==> flow/design.v <==
module ari_unit #(parameter width =16,parameter MSB=32)  
(      input      [width-1:0] A,
       input      [width-1:0] B,
       input                  clk,
       input                  rest,
       input      [1:0]       alu_fun,
       input                  ari_EN,
       output reg [width-1:0] ari_out,  
       output reg             carry_out,
       output reg             ari_flag
       );
       reg  [width-1:0] ari_out_reg;  
 always @(posedge clk or negedge rest)  
       begin 
         if(!rest)
        ari_out <='b0;
      else
          ari_out <=ari_out_reg;
       end  
 always @(*)
      begin 
        carry_out=1'b0;
        ari_flag=1'b0;
        ari_out_reg='b0;
        if(ari_EN)
          begin
          case(alu_fun)    
          2'b00: begin
                 { carry_out,ari_out_reg}=A+B;
                  ari_flag=1'b1;
                  end 
          2'b01:begin
                {carry_out,ari_out_reg}=A-B;                  
                 ari_flag=1'b1;
                end                               
          2'b10:begin
                ari_out_reg=A*B;
                ari_flag=1'b1;
                end                                 
          2'b11:begin
                if(B=='b0)
                  ari_out_reg={width{1'b1}};  
                else
                  ari_out_reg=A/B;
                ari_flag=1'b1;
               end                   
          default: ari_out_reg='b0; 
          endcase
        end  
        else
            begin
            ari_out_reg='b0;
            end   
      end
  endmodule   
module cmp_unit #(parameter width =16)  
(      input      [width-1:0] A,
       input      [width-1:0] B,
       input                  clk,
       input                  rest,
       input      [1:0]       alu_fun,
       input                  cmp_EN,
       output reg [width-1:0] cmp_out,
       output reg             cmp_flag
       );
       reg [width-1:0]  cmp_out_reg; 
 always @(posedge clk or negedge rest)   
       begin 
         if(!rest)
        cmp_out <='b0;
      else
          cmp_out <=cmp_out_reg;
       end  
 always @(*)
      begin 
        cmp_flag=1'b0;
        cmp_out_reg=1'b0;
        if(cmp_EN)
          begin
              case(alu_fun)    
              2'b00: begin
                        cmp_out_reg='b0;
                        cmp_flag=1'b1;
                     end                                       
              2'b01:begin
                     if(A==B)
                       begin
                        cmp_out_reg='b1;
                        cmp_flag=1'b1;
                       end 
                      else
                        begin
                        cmp_out_reg='b0;
                        end
                    end
              2'b10:begin
                     if(A>B)
                       begin
                        cmp_out_reg='b10;
                        cmp_flag=1'b1;
                       end 
                      else
                        begin
                        cmp_out_reg='b0;
                        end
                    end
              2'b11:begin
                     if(A<B)
                       begin
                        cmp_out_reg='b11;
                        cmp_flag=1'b1;
                       end 
                      else
                        begin
                        cmp_out_reg='b0;
                        end
                    end
              default: cmp_out_reg='b0; 
              endcase
       end        
       else
          begin
          cmp_out_reg='b0;
          end 
      end
  endmodule   
module log_unit #(parameter width =16)  
(      input      [width-1:0] A,
       input      [width-1:0] B,
       input                  clk,
       input                  rest,
       input      [1:0]       alu_fun,
       input                  log_EN,
       output reg [width-1:0] log_out,
       output reg             log_flag
       );
       reg  [width-1:0] log_out_reg; 
 always @(posedge clk or negedge rest)   
       begin 
         if(!rest)
        log_out <=1'b0;
      else
          log_out <=log_out_reg;
       end  
 always @(*)
      begin 
        log_flag=1'b0;
        log_out_reg='b0;
        if(log_EN)
        begin  
             case(alu_fun)    
             2'b00: begin                    
                        log_out_reg=A&B;
                        log_flag=1'b1;
                    end                                     
            2'b01:begin     
                        log_out_reg=A|B;
                        log_flag=1'b1;
                   end     
            2'b10:begin                  
                        log_out_reg=~(A&B);
                        log_flag=1'b1;
                  end                    
           2'b11:begin           
                        log_out_reg=~(A|B);
                        log_flag=1'b1;
                 end                  
           default: log_out_reg='b0; 
          endcase  
        end
        else
            begin
            log_out_reg='b0;
            end
      end      
  endmodule   
module shift_unit #(parameter width =16)  
(      input      [width-1:0] A,
       input      [width-1:0] B,
       input                  clk,
       input                  rest,
       input      [1:0]       alu_fun,
       input                  shift_EN,
       output reg [(width*2)-1:0] shift_out,
       output reg             shift_flag
       );
       reg  [(width*2)-1:0]  shift_out_reg; 
 always @(posedge clk or negedge rest)   
       begin 
         if(!rest)
        shift_out <='b0;
      else
          shift_out <=shift_out_reg;
       end  
 always @(*)
      begin 
        shift_flag=1'b0;
        shift_out_reg='b0;
        if(shift_EN)
          begin
          case(alu_fun)    
              2'b00:begin              
                        shift_out_reg=A>>1;
                        shift_flag=1'b1;
                    end                                   
              2'b01:begin
                        shift_out_reg=A<<1;
                        shift_flag=1'b1;
                    end                 
              2'b10:begin
                        shift_out_reg=B>>1;
                        shift_flag=1'b1;
                    end 
              2'b11:begin   
                        shift_out_reg=B<<1;
                        shift_flag=1'b1;
                    end 
             default: shift_out_reg='b0; 
             endcase  
          end
          else
             begin
             shift_out_reg='b0;
             end
      end       
  endmodule   
module dec_unit   
(     
       input           [1:0]     alu_fun,
       output    reg             ari_EN,
       output    reg             log_EN,
       output    reg             cmp_EN,
       output    reg             shift_EN
       );
 always @(*)  
       begin 
       ari_EN=1'b0;
       log_EN=1'b0;
       cmp_EN=1'b0;
       shift_EN=1'b0;
       casex(alu_fun)
         2'b00:ari_EN=1'b1;
         2'b11:shift_EN=1'b1;
         2'b10:cmp_EN=1'b1;
         2'b01:log_EN=1'b1;
         default: begin
                   ari_EN=1'b0;
                   log_EN=1'b0;
                   cmp_EN=1'b0;
                   shift_EN=1'b0;
                  end
       endcase           
       end         
endmodule 
module ALU_TOP #(parameter wid =16,parameter MB=32)   
  (
   input  wire [wid-1:0] A,
   input  wire [wid-1:0] B,
   input  wire [3:0]     alu_fun,
   input  wire           clk,
   input  wire           rest,
   output wire  [wid-1:0]  ari_out,   
   output wire            carry_out,
   output wire            ari_flag,
   output wire  [wid-1:0] log_out,
   output wire            log_flag,
   output wire  [wid-1:0] cmp_out,
   output wire            cmp_flag,
   output wire  [wid-1:0] shift_out,
   output wire            shift_flag
   ); 
  wire  AR_EN,LO_EN,CM_EN,SH_EN; 
  wire [1:0]  ms,ls;
  assign ms=alu_fun[1:0];
  assign ls=alu_fun[3:2];
  ari_unit U_arithmatic (
  .A(A),
  .B(B),
  .clk(clk),
  .rest(rest),
  .alu_fun(ms),
  .ari_EN(AR_EN),
  .ari_out(ari_out),
  .carry_out(carry_out),
  .ari_flag(ari_flag)
  );
  cmp_unit U_compare (
  .A(A),
  .B(B),
  .clk(clk),
  .rest(rest),
  .alu_fun(ms),
  .cmp_EN(CM_EN),
  .cmp_out(cmp_out),
  .cmp_flag(cmp_flag)
  );
  log_unit U_logic (
  .A(A),
  .B(B),
  .clk(clk),
  .rest(rest),
  .alu_fun(ms),
  .log_EN(LO_EN),
  .log_out(log_out),
  .log_flag(log_flag)
  );
  shift_unit U_shift (
  .A(A),
  .B(B),
  .clk(clk),
  .rest(rest),
  .alu_fun(ms),
  .shift_EN(SH_EN),
  .shift_out(shift_out),
  .shift_flag(shift_flag)
  );
  dec_unit U_decoder (
  .alu_fun(ls),
  .cmp_EN(CM_EN),
  .ari_EN(AR_EN),
  .shift_EN(SH_EN),
  .log_EN(LO_EN)
  );
endmodule 
# Reports on ALU_TOP
# Tool output for the design above, in the order of the flow.
# Lines are those of the file above, counted from 1.
# Cell names lack the library's common part.
# Not given: -
[design]
top_module = "ALU_TOP"
clock = "clk"
cell_library = "sky130hd"
corner = "tt_025C_1v80"

# Word level
# Source: Yosys, flattened and elaborated, memories not mapped. Widths are those after wreduce; folded enables and synchronous resets count as part of the registers. Registers that Yosys merges into a memory's read port (data or address) are not register bits. Print and check cells do not count.
[word_totals]
reg_bits = 64
latch_bits = 0
mem_bits_rw = 0
romBits = 0
clocked_rd_ports_x_width = 0
n_memories = 0
output_inout_bits = 69
word_cells = 57
[op_classes]
add_sub_neg = 2
mul = 1
n_div = 1
n_cmp = 2
n_eq = 7
n_shift = 0
muxes = 27
bitwise = 4
n_reduce_logical = 9
[op_table]
columns = ["cell", "n"]
rows = [
  ["divider 16 x 16 -> 16 bit", 1],
  ["multiplier 16 x 16 -> 16 bit", 1],
  ["parallel mux 16 bit (select 4 bit)", 4],
  ["two-way mux 16 bit", 5],
  ["NOT 16 bit", 2],
  ["adder 16 x 16 -> 17 bit", 1],
  ["subtractor 16 x 16 -> 17 bit", 1],
  ["greater-than comparator 16 bit", 1],
  ["less-than comparator 16 bit", 1],
  ["equality test 16 bit", 1],
  ["bitwise AND 16 bit", 1],
  ["bitwise OR 16 bit", 1],
  ["logical NOT 16 bit", 1],
  ["OR reduction 3 bit", 4],
  ["two-way mux 1 bit", 10],
  ["equality test 2 bit with constant B", 4],
  ["parallel mux 1 bit (select 2 bit)", 4],
  ["equality test 2 x 1 -> 1 bit with constant B", 2],
  ["logical NOT 2 bit", 2],
  ["OR reduction 4 bit", 1],
  ["parallel mux 1 bit (select 4 bit)", 1],
  ["two-way mux 2 bit", 2],
  ["parallel mux 1 bit (select 3 bit)", 1],
  ["OR reduction 2 bit", 1],
]

# Longest topological paths
# Longest topological path by Yosys (ltp), each cell counted once; first at word level (registers and memories cut), then after technology mapping (sequential cells cut; the memories' decode and read muxes count).
[logic_depth]
ltp_word = 4
ABC_AREA = 0
mapped_depth = 134

# After synthesis
# Yosys stat after the flow's synthesis: flattened, memories mapped to cells. It holds for the ABC_AREA given above (unset counts as 0); a run with the other value may have another netlist.
[mapped]
mapped_cells = 1936
yosys_area_um2 = 14978.1
sequential_area_um2 = 1251.2
ff_cells = 50
n_buf = 98
[by_type]
columns = ["type", "n"]
rows = [
  ["ha_1", 236],
  ["fa_1", 82],
  ["dfrtp_1", 50],
  ["xnor2_1", 86],
  ["nor2_1", 197],
  ["a21oi_1", 139],
  ["nand2_1", 185],
  ["inv_1", 168],
  ["o21ai_0", 82],
  ["xor2_1", 46],
  ["a21o_1", 42],
  ["mux4_2", 14],
  ["clkbuf_1", 68],
  ["nor3_1", 51],
  ["o21a_1", 34],
  ["mux2i_1", 21],
  ["mux2_2", 17],
  ["a211oi_1", 23],
]
# Not listed: further types 71, cells in them 395.
# By module: a second synthesis without flattening, with its own total; a netlist apart from the flattened one above.
[unflattened]
cells_unflattened = 1981
hier_area_um2 = 15581.2
# Rows give one instance, submodules left out.
[modules]
columns = ["mod", "n_inst", "n_cells", "area_um2"]
rows = [
  ["ari_unit", 1, 1745, 13001.2],
  ["shift_unit", 1, 91, 1124.8],
  ["log_unit", 1, 56, 789.5],
  ["cmp_unit", 1, 85, 639.4],
  ["dec_unit", 1, 4, 26.3],
  ["ALU_TOP", 1, 0, 0.0],
]

# Timing after synthesis
# Path of least setup slack by OpenSTA after synthesis, without wires, with an ideal clock, recovery checks aside; 20% of the period is set as input and as output delay. Where synthesis merged equal registers, the netlist keeps one of their names.
[synth_timing]
path_type = "input port to flip-flop"
start = "input port B[0]"
end = "register U_arithmatic.ari_out[0]"
clock_period_ns = 35.0
t_arrival_ns = 32.253
path_slack_ns = 2.618
path_delay_ns = 25.382
stages = 122
synth_period_reached_ns = 32.382
# "path_delay_ns" = arrival - input delay + setup time.
# "stages": output pins that drive a net of the path, with the launching flip-flop's if there is one; two outputs of one cell count as two.
# "synth_period_reached_ns" = period - worst setup slack (recovery checks aside). The figure is calculated, with input and output delays left at 20% of the set period.
# Between the ends stands the longest chain of elaborated cells between them, by number of cells; it is not shown to be the way that was timed. Of several equally long chains one is given.
# A line is the first line of the expression or statement that the cell stems from. Yosys adds cells for indexed reads and writes and turns some case tables into memories.
[synth_via]
cell_sequence = "clkbuf_1 > clkinv_1 > ha_1 > a21oi_1 > ha_1 > or2_2 > nand3_1 > nor2_1 > mux2_2 > ha_1 > nor2_1 > a211o_1 > nor2_1 > nor2_1 > a21oi_1 > ha_1 > o21a_1 > o21a_1 > [... 86 more ...] > a31oi_1 > a21o_1 > nand2_1 > a21o_1 > clkbuf_1 > nand2_1 > o21ai_0 > ha_1 > a21boi_0 > o21a_1 > o21ai_0 > nand2b_1 > a21oi_1 > nor2b_1 > o21ai_0 > nand2b_1 > a211oi_1 > o41ai_1"
elab_chain_cells = 4
cells_between = 8
lines_between = 7
classes_between = "add/sub (2); mul (1); div (1); mux (3); reduce/logical (1)"
[synth_lines]
columns = ["element", "line", "rtl"]
rows = [
  ["start, declared", 258, "input  wire [wid-1:0] B,"],
  ["divider 16 x 16 -> 16 bit", 44, "ari_out_reg=A/B;"],
  ["two-way mux 16 bit", 41, "if(B=='b0)"],
  ["parallel mux 16 bit (select 4 bit)", 27, "case(alu_fun)"],
  ["two-way mux 16 bit", 25, "if(ari_EN)"],
  ["end, assigned", 16, "ari_out <='b0;"],
  ["end, assigned", 18, "ari_out <=ari_out_reg;"],
  ["end, declared", 8, "output reg [width-1:0] ari_out,"],
]

# Timing after layout
# From the final timing report of entry A: the path of least setup slack in the routed layout; clock arrival at registers is part of the times.
[layout_timing]
path_type = "input port to flip-flop"
start = "input port B[8]"
end = "register U_arithmatic.ari_out[0]"
clock_period_ns = 35.0
t_arrival_ns = 31.30
path_slack_ns = 3.88
stages = 114
# Between the ends stands the longest chain of elaborated cells between them, by number of cells; it is not shown to be the way that was timed. Of several equally long chains one is given.
[layout_via]
cell_sequence = "buf_2 > buf_6 > or4_4 > nor3_4 > and3_4 > a21oi_4 > a21oi_2 > ha_1 > or3_4 > and2_4 > mux2_4 > ha_4 > nor2_4 > a211o_1 > nor2_4 > nor2_2 > a21oi_2 > ha_1 > [... 78 more ...] > a21bo_2 > ha_4 > buf_4 > a21o_1 > nand2_1 > a31oi_1 > a21o_1 > nand2_2 > buf_4 > a21oi_4 > mux2_2 > ha_1 > a21o_1 > a21o_1 > a21oi_1 > a31oi_1 > o21ai_1 > o41ai_2"
elab_chain_cells = 4
cells_between = 5
lines_between = 4
classes_between = "div (1); mux (3); reduce/logical (1)"
[layout_lines]
columns = ["element", "line", "rtl"]
rows = [
  ["start, declared", 258, "input  wire [wid-1:0] B,"],
  ["divider 16 x 16 -> 16 bit", 44, "ari_out_reg=A/B;"],
  ["two-way mux 16 bit", 41, "if(B=='b0)"],
  ["parallel mux 16 bit (select 4 bit)", 27, "case(alu_fun)"],
  ["two-way mux 16 bit", 25, "if(ari_EN)"],
  ["end, assigned", 16, "ari_out <='b0;"],
  ["end, assigned", 18, "ari_out <=ari_out_reg;"],
  ["end, declared", 8, "output reg [width-1:0] ari_out,"],
]

# Record of 4 stored runs of the RTL-to-layout flow on ALU_TOP, platform sky130hd. The runs are unordered. Constraints: input delay and output delay 20% of the set period each, output load 0.01 pF.
# By "achieved_period_ns" is meant the clock period of the run minus its worst setup slack. This is arithmetic on one report: input and output delays are still those of the set period (20% each).
# "timing.worst_path_ns" means the part of the period allowed to the worst setup path (the constraints hold back 20% at inputs and 20% at outputs) less its slack; where the path has registers, the arrival times of their clocks count too.
# "final_power_w" rests on the timing tool's default activity at the inputs, not on a simulated workload.

[[run]]
name = "entry A"
[run.settings]
CORE_ASPECT_RATIO = 0.72
CORE_UTILIZATION = 40
CTS_CLUSTER_SIZE = 10
GPL_ROUTABILITY_DRIVEN = 0
PLACE_DENSITY_LB_ADDON = 0.23
SETUP_SLACK_MARGIN = 5.0
SLEW_MARGIN = 40
TNS_END_PERCENT = 45
period_ns = 35.0
CAP_MARGIN = 20
CORE_MARGIN = 2
[run.results]
utilization_pct = 54.2
timing.worst_path_ns = 24.12
path_kind = "input port to flip-flop"
final_power_w = 0.0007724
final_stdcell_area_um2 = 20146.8
worst_setup_slack_ns = 3.876
synthArea_um2 = 14978.1
total_die_area_um2 = 39029.6
tns_ns = 0.000
achieved_period_ns = 31.124

[[run]]
name = "entry B"
[run.settings]
ABC_AREA = 1
CELL_PAD_IN_SITES_GLOBAL_PLACEMENT = 2
CORE_ASPECT_RATIO = 1.12
CORE_MARGIN = 2
CORE_UTILIZATION = 63
CTS_CLUSTER_DIAMETER = 196
CTS_CLUSTER_SIZE = 68
GPL_ROUTABILITY_DRIVEN = 0
GPL_TIMING_DRIVEN = 1
MAX_ROUTING_LAYER = "met4"
PLACE_DENSITY = 0.51
SETUP_SLACK_MARGIN = -0.4
SLEW_MARGIN = 20
TNS_END_PERCENT = 65
period_ns = 29.5
CAP_MARGIN = 20
[run.results]
outcome = "incomplete, placement halted on GPL-0301"

[[run]]
name = "entry C"
[run.settings]
CORE_UTILIZATION = 40
SETUP_SLACK_MARGIN = 4.85
period_ns = 34.2
CAP_MARGIN = 20
CORE_MARGIN = 2
SLEW_MARGIN = 20
[run.results]
worst_setup_slack_ns = 3.764
final_stdcell_area_um2 = 19811.5
total_die_area_um2 = 39008.2
final_power_w = 0.0007778
utilization_pct = 53.9
achieved_period_ns = 30.436
synthArea_um2 = 14978.1
tns_ns = 0.000
timing.worst_path_ns = 23.60
path_kind = "input port to flip-flop"

[[run]]
name = "entry D"
[run.settings]
ABC_AREA = 1
CELL_PAD_IN_SITES_GLOBAL_PLACEMENT = 2
CORE_ASPECT_RATIO = 1.12
CORE_MARGIN = 2
CORE_UTILIZATION = 63
CTS_CLUSTER_DIAMETER = 196
CTS_CLUSTER_SIZE = 68
GPL_TIMING_DRIVEN = 0
MAX_ROUTING_LAYER = "met4"
PLACE_DENSITY = 0.51
SETUP_SLACK_MARGIN = -0.4
SLEW_MARGIN = 20
TNS_END_PERCENT = 65
period_ns = 29.5
CAP_MARGIN = 20
[run.results]
outcome = "incomplete, placement halted on GPL-0301"
